==> flow/design.v <==
`timescale 1ns/1ps
module fir(
	input			clk_100k,
	input			rst_n,
	input 	signed [8:0]	samp_in,
	output 	signed [8:0]	fir_out	
);
wire	signed [15:0]	b[0:20];
reg	signed [8:0]	samp[0:20]; 
wire signed [24:0]	mult[0:20];
wire signed [33:0]	sum;
assign b[0] = 16'h0312;
assign b[1] = 16'h03F8;
assign b[2] = 16'h0694;
assign b[3] = 16'h0AAD;
assign b[4] = 16'h0FE6;
assign b[5] = 16'h15BC;
assign b[6] = 16'h1B9F;
assign b[7] = 16'h20F9;
assign b[8] = 16'h2539;
assign b[9] = 16'h27F6;
assign b[10] = 16'h28E9;
assign b[11] = 16'h27F6;
assign b[12] = 16'h2539;
assign b[13] = 16'h20F9;
assign b[14] = 16'h1B9F;
assign b[15] = 16'h15BC;
assign b[16] = 16'h0FE6;
assign b[17] = 16'h0AAD;
assign b[18] = 16'h0694;
assign b[19] = 16'h03F8;
assign b[20] = 16'h0312;
integer i;
always @(posedge clk_100k or negedge rst_n) begin
	if(!rst_n) begin
		for(i=20;i>=0;i=i-1)begin
			samp[i] <= 0;
		end
	end
	else begin  
		for(i=20;i>0;i=i-1)begin
			samp[i] <= samp[i-1];
		end
		samp[0] <= samp_in;
	end
end
genvar j;
for(j=0;j<=20;j=j+1)begin
	assign mult[j] = $signed(samp[j])*$signed(b[j]);
end
assign sum = mult[0]+mult[1]+mult[2]+mult[3]+mult[4]+mult[5]+mult[6]+mult[7]+mult[8]+mult[9]+mult[10]+mult[11]+mult[12]+mult[13]+mult[14]+mult[15]+mult[16]+mult[17]+mult[18]+mult[19]+mult[20];
assign fir_out = sum[24:16];
endmodule
-- Tool chain data of fir
The steps from the RTL of fir to its reports follow in flow order.
Lines are those of the file above, counted from 1.
Cell names lack the library's common part.
A cell with - has no value.
- top: fir
- clock input: clk_100k
- library: sky130hd
- timing corner: tt_025C_1v80

-- After elaboration
Yosys after proc, flatten, opt, wreduce and memory -nomap, before mapping. Enables and synchronous resets that opt folds into registers are not counted as muxes. Print and check cells are not counted. Equal cells are merged and count once.
- noted flip-flop bits (word level): 189
- noted input bits: 11
- output and inout bits at 9
- noted cells after elaboration: 62
- $add $sub $neg at 20
- multipliers at 21
- operator list (operator ; count):
    9-bit by 15-bit multiplier with 24-bit output with constant B ; 5
    9-bit by 14-bit multiplier with 23-bit output with constant B ; 4
    9-bit by 12-bit multiplier with 21-bit output with constant B ; 4
    9-bit by 10-bit multiplier with 19-bit output with constant B ; 4
    9-bit by 13-bit multiplier with 22-bit output with constant B ; 2
    9-bit by 8-bit multiplier with 17-bit output with constant B ; 2
    25-bit by 24-bit adder with 25-bit output ; 7
    25-bit by 23-bit adder with 25-bit output ; 3
    25-bit by 22-bit adder with 25-bit output ; 2
    24-bit by 23-bit adder with 25-bit output ; 1
    25-bit by 20-bit adder with 25-bit output ; 1
    25-bit by 21-bit adder with 25-bit output ; 1
    25-bit adder ; 1
    23-bit by 22-bit adder with 24-bit output ; 1
    22-bit by 22-bit adder with 23-bit output ; 1
    21-bit by 21-bit adder with 22-bit output ; 1
    20-bit by 20-bit adder with 21-bit output ; 1

-- Depth
Yosys ltp: most cells in a row. Word level: on the elaborated netlist, between registers, memories and ports. Mapped: between sequential cells and ports; inverters and the memories' decode and read muxes count.
- noted depth in word-level cells: 21
- noted ABC_AREA: 0
- noted depth in mapped cells: 43
- depth with buffers taken out: 43

-- Mapped cells and area
Source: synth_stat.txt of the flow (Yosys; design flattened, memories mapped). It holds for the ABC_AREA given above (unset counts as 0); a run with the other value may have another netlist.
Totals and module areas in this step are rounded.
- cell types (cell ; count ; area in all (sq um)):
    fa_1 ; 1108 ; 2.22E+04
    ha_1 ; 1175 ; 14701.6
    inv_1 ; 1579 ; 5.93E+03
    dfrtp_1 ; 189 ; 4.73E+03
    xnor2_1 ; 118 ; 1.03E+03
    xor2_1 ; 87 ; 761.981
    a21oi_1 ; 127 ; 635.61
    a21o_1 ; 58 ; 435.418
    nor2_1 ; 85 ; 319.056
    o21ai_0 ; 54 ; 270.259
    o21a_1 ; 30 ; 225.216
    nand2_1 ; 58 ; 217.709
    or2_2 ; 27 ; 168.912
    a211oi_1 ; 18 ; 135.13
    o21bai_1 ; 18 ; 135.13
    nand2b_1 ; 21 ; 131.376
    nand3_1 ; 26 ; 130.125
    nor2b_1 ; 20 ; 125.12
Other cell types: 53; their cells: 180.
- noted mapped cells: 4978
- mapped area: 53600 sq um
- noted area of sequential cells: 4730 sq um
- mapped flip-flops: 189
- noted buffer cells: 6

-- Path before layout
Path of least setup slack by OpenSTA after synthesis, without wires, with an ideal clock, recovery checks aside; 20% of the period is set as input and as output delay. Where synthesis merged equal registers, the netlist keeps one of their names.
- kind: register to output
- start point: reg samp[9][0]
- end point: out fir_out[8]
- clock period: 16.0 ns
- output delay: 3.200 ns
- time at the first pin at 0.000 ns
- arrival at 11.532 ns
- required time at 12.800 ns
- slack: 1.268 ns
- delay of the path: 11.532 ns
- stages at 42
- path buffers at 0
- noted synthesis period reached: 14.732 ns
"delay of the path" is the arrival time less input delay plus setup time.
At an output port there is no setup time.
"stages" counts driving pins, that of a launching flip-flop among them; a cell with two outputs on the path counts twice.
"synthesis period reached" = period - worst setup slack (recovery checks aside). The figure is calculated, with input and output delays left at 20% of the set period.
Between the ends stands the longest chain of elaborated cells between them, by number of cells; it is not shown to be the way that was timed. Of several equally long chains one is given.
Each line given opens the expression or statement behind the cell; cells for indexed reads and writes are added by Yosys, which also makes memories of some case tables.
- cells stage by stage: dfrtp_1 fa_1 fa_1 ha_1 inv_1 fa_1 inv_1 ha_1 ha_1 fa_1 a21o_1 a21oi_1 o21bai_1 a31o_2 a21oi_1 nor4bb_1 a211oi_1 fa_1 [... 6 more ...] fa_1 inv_1 fa_1 fa_1 inv_1 fa_1 inv_1 fa_1 inv_1 fa_1 ha_1 ha_1 a21o_1 a21o_1 a211o_1 a41oi_1 o21ai_1 xnor2_1
- noted length of the longest elaborated chain: 13
- noted elaborated cells on any way between the ends: 13
- source lines of those cells: 2
- classes of those cells: 12 x add/sub; 1 x mul
- RTL lines, path after synthesis (what ; RTL line ; source):
    start: declaration ; 9 ; reg signed [8:0] samp[0:20];
    start: assignment ; 37 ; samp[i] <= 0;
    start: assignment ; 42 ; samp[i] <= samp[i-1];
    9-bit by 14-bit multiplier with 23-bit output ; 49 ; assign mult[j] = $signed(samp[j])*$signed(b[j]);
    25-bit by 24-bit adder with 25-bit output (5 in a row) ; 51 ; assign sum = mult[0]+mult[1]+mult[2]+mult[3]+mult[4]+mult[5]+mult[6]+mult[7]+mult[8]+mult[9]+mult[10]+mult[11] ...
    25-bit by 23-bit adder with 25-bit output (2 in a row) ; 51 ;
    25-bit by 22-bit adder with 25-bit output (2 in a row) ; 51 ;
    25-bit by 21-bit adder with 25-bit output ; 51 ;
    25-bit by 20-bit adder with 25-bit output ; 51 ;
    25-bit adder ; 51 ;
    end: declaration ; 6 ; output signed [8:0] fir_out

-- Worst path after layout
Path of least setup slack in the final report of job 1 (OpenROAD, finished layout, wires in). Where an end is a register, its clock arrival counts in the times.
- kind: register to output
- start point: reg samp[9][0]
- end point: out fir_out[6]
- clock period: 16.0 ns
- output delay: 3.20 ns
- time at the first pin at 0.56 ns
- arrival at 13.08 ns
- required time at 12.80 ns
- slack: -0.28 ns
- stages at 43
- path buffers at 3
Between the ends stands the longest chain of elaborated cells between them, by number of cells; it is not shown to be the way that was timed. Of several equally long chains one is given.
- cells stage by stage: dfrtp_4 fa_2 inv_2 fa_1 fa_2 inv_2 fa_2 ha_4 ha_4 a21o_1 a21oi_4 o21bai_4 a31o_4 a21oi_4 nor4bb_1 a211oi_2 fa_2 fa_1 [... 7 more ...] fa_1 fa_2 inv_2 fa_1 inv_1 fa_1 inv_1 fa_1 ha_4 ha_4 a21o_1 a21o_1 a211o_1 a41oi_4 buf_4 buf_6 xnor2_4 buf_2
- noted length of the longest elaborated chain: 13
- noted elaborated cells on any way between the ends: 13
- source lines of those cells: 2
- classes of those cells: 12 x add/sub; 1 x mul
- RTL lines, path post-layout (what ; RTL line ; source):
    start: declaration ; 9 ; reg signed [8:0] samp[0:20];
    start: assignment ; 37 ; samp[i] <= 0;
    start: assignment ; 42 ; samp[i] <= samp[i-1];
    9-bit by 14-bit multiplier with 23-bit output ; 49 ; assign mult[j] = $signed(samp[j])*$signed(b[j]);
    25-bit by 24-bit adder with 25-bit output (5 in a row) ; 51 ; assign sum = mult[0]+mult[1]+mult[2]+mult[3]+mult[4]+mult[5]+mult[6]+mult[7]+mult[8]+mult[9]+mult[10]+mult[11] ...
    25-bit by 23-bit adder with 25-bit output (2 in a row) ; 51 ;
    25-bit by 22-bit adder with 25-bit output (2 in a row) ; 51 ;
    25-bit by 21-bit adder with 25-bit output ; 51 ;
    25-bit by 20-bit adder with 25-bit output ; 51 ;
    25-bit adder ; 51 ;
    end: declaration ; 6 ; output signed [8:0] fir_out

FLOW RESULTS
============

Flow measurements of fir on sky130hd: 6 stored runs with different settings, listed in no order. Input and output delays are each 20% of the period that was set; the output load is 0.01 pF.
"achieved period" = clock period - worst setup slack. The figure is calculated, with input and output delays left at 20% of the set period.
"time used up by the worst setup path": the worst setup path's part of the clock period (all of it between registers, 20% less for each end at a port) less its slack. A launch clock that arrives late makes it longer, a capture clock that arrives late makes it shorter.
The results are shown rounded.

Job 1
Settings were CAP_MARGIN = 5; CORE_MARGIN = 3; CORE_UTILIZATION = 29; GPL_ROUTABILITY_DRIVEN = 0; GPL_TIMING_DRIVEN = 0; MAX_ROUTING_LAYER = met4; MIN_ROUTING_LAYER = met2; SETUP_SLACK_MARGIN = 1.01; SLEW_MARGIN = 5; period_ns = 16.0
- noted the worst hold slack: 0.477 ns
- noted the standard-cell area of the final layout: 59,100 sq um
- noted the chip area in the Yosys report: 53,600 sq um
- noted the worst setup slack after layout: -0.281 ns
- noted the achieved period: 16.281 ns
- die outline area: 190,000 sq um
- summed negative setup slack: -1.18 ns
- time used up by the worst setup path at 13.08 ns
- kind of the worst setup path: register to output

Job 2
Settings were CELL_PAD_IN_SITES_DETAIL_PLACEMENT = 1; CELL_PAD_IN_SITES_GLOBAL_PLACEMENT = 2; CORE_ASPECT_RATIO = 0.6; CORE_UTILIZATION = 72; CTS_CLUSTER_DIAMETER = 52; GPL_ROUTABILITY_DRIVEN = 1; MIN_ROUTING_LAYER = met2; PLACE_DENSITY_LB_ADDON = 0.21; SLEW_MARGIN = 20; period_ns = 19.7; CAP_MARGIN = 20; CORE_MARGIN = 2
- not finished: placement ended with error FLW-0024

Job 3
Settings were CAP_MARGIN = 5; CORE_MARGIN = 3; CORE_UTILIZATION = 29; GPL_ROUTABILITY_DRIVEN = 0; GPL_TIMING_DRIVEN = 1; MAX_ROUTING_LAYER = met5; MIN_ROUTING_LAYER = met2; PLACE_DENSITY_LB_ADDON = 0.17; SETUP_SLACK_MARGIN = 1.01; SLEW_MARGIN = 5; period_ns = 16.0
- noted the standard-cell area of the final layout: 59,800 sq um
- noted the worst hold slack: 0.464 ns
- time used up by the worst setup path at 12.40 ns
- kind of the worst setup path: register to output
- noted the chip area in the Yosys report: 53,600 sq um
- die outline area: 190,000 sq um
- summed negative setup slack: 0.000 ns
- noted the worst setup slack after layout: 0.396 ns
- noted the achieved period: 15.604 ns

Job 4
Settings were CAP_MARGIN = 30; CORE_UTILIZATION = 21; GPL_TIMING_DRIVEN = 0; MIN_ROUTING_LAYER = met2; SETUP_SLACK_MARGIN = 2.64; period_ns = 16.0; CORE_MARGIN = 2; SLEW_MARGIN = 20
- noted the chip area in the Yosys report: 53,600 sq um
- time used up by the worst setup path at 13.02 ns
- kind of the worst setup path: register to output
- noted the standard-cell area of the final layout: 60,500 sq um
- noted the achieved period: 16.222 ns
- die outline area: 259,000 sq um
- noted the worst setup slack after layout: -0.222 ns
- summed negative setup slack: -0.691 ns
- noted the worst hold slack: 0.493 ns

Job 5
Settings were GPL_TIMING_DRIVEN = 0; MIN_ROUTING_LAYER = met2; SETUP_SLACK_MARGIN = -0.78; period_ns = 16.0; CAP_MARGIN = 20; CORE_MARGIN = 2; CORE_UTILIZATION = 40; SLEW_MARGIN = 20
- noted the standard-cell area of the final layout: 57,400 sq um
- noted the worst setup slack after layout: -0.530 ns
- die outline area: 137,000 sq um
- noted the worst hold slack: 0.485 ns
- noted the chip area in the Yosys report: 53,600 sq um
- time used up by the worst setup path at 13.33 ns
- kind of the worst setup path: register to output
- summed negative setup slack: -3.11 ns
- noted the achieved period: 16.530 ns

Job 6
Settings were SETUP_SLACK_MARGIN = 0.65; period_ns = 15.8; CAP_MARGIN = 20; CORE_MARGIN = 2; CORE_UTILIZATION = 40; SLEW_MARGIN = 20
- die outline area: 137,000 sq um
- summed negative setup slack: 0.000 ns
- noted the chip area in the Yosys report: 53,600 sq um
- noted the worst hold slack: 0.493 ns
- noted the achieved period: 15.427 ns
- time used up by the worst setup path at 12.27 ns
- kind of the worst setup path: register to output
- noted the standard-cell area of the final layout: 58,200 sq um
- noted the worst setup slack after layout: 0.373 ns
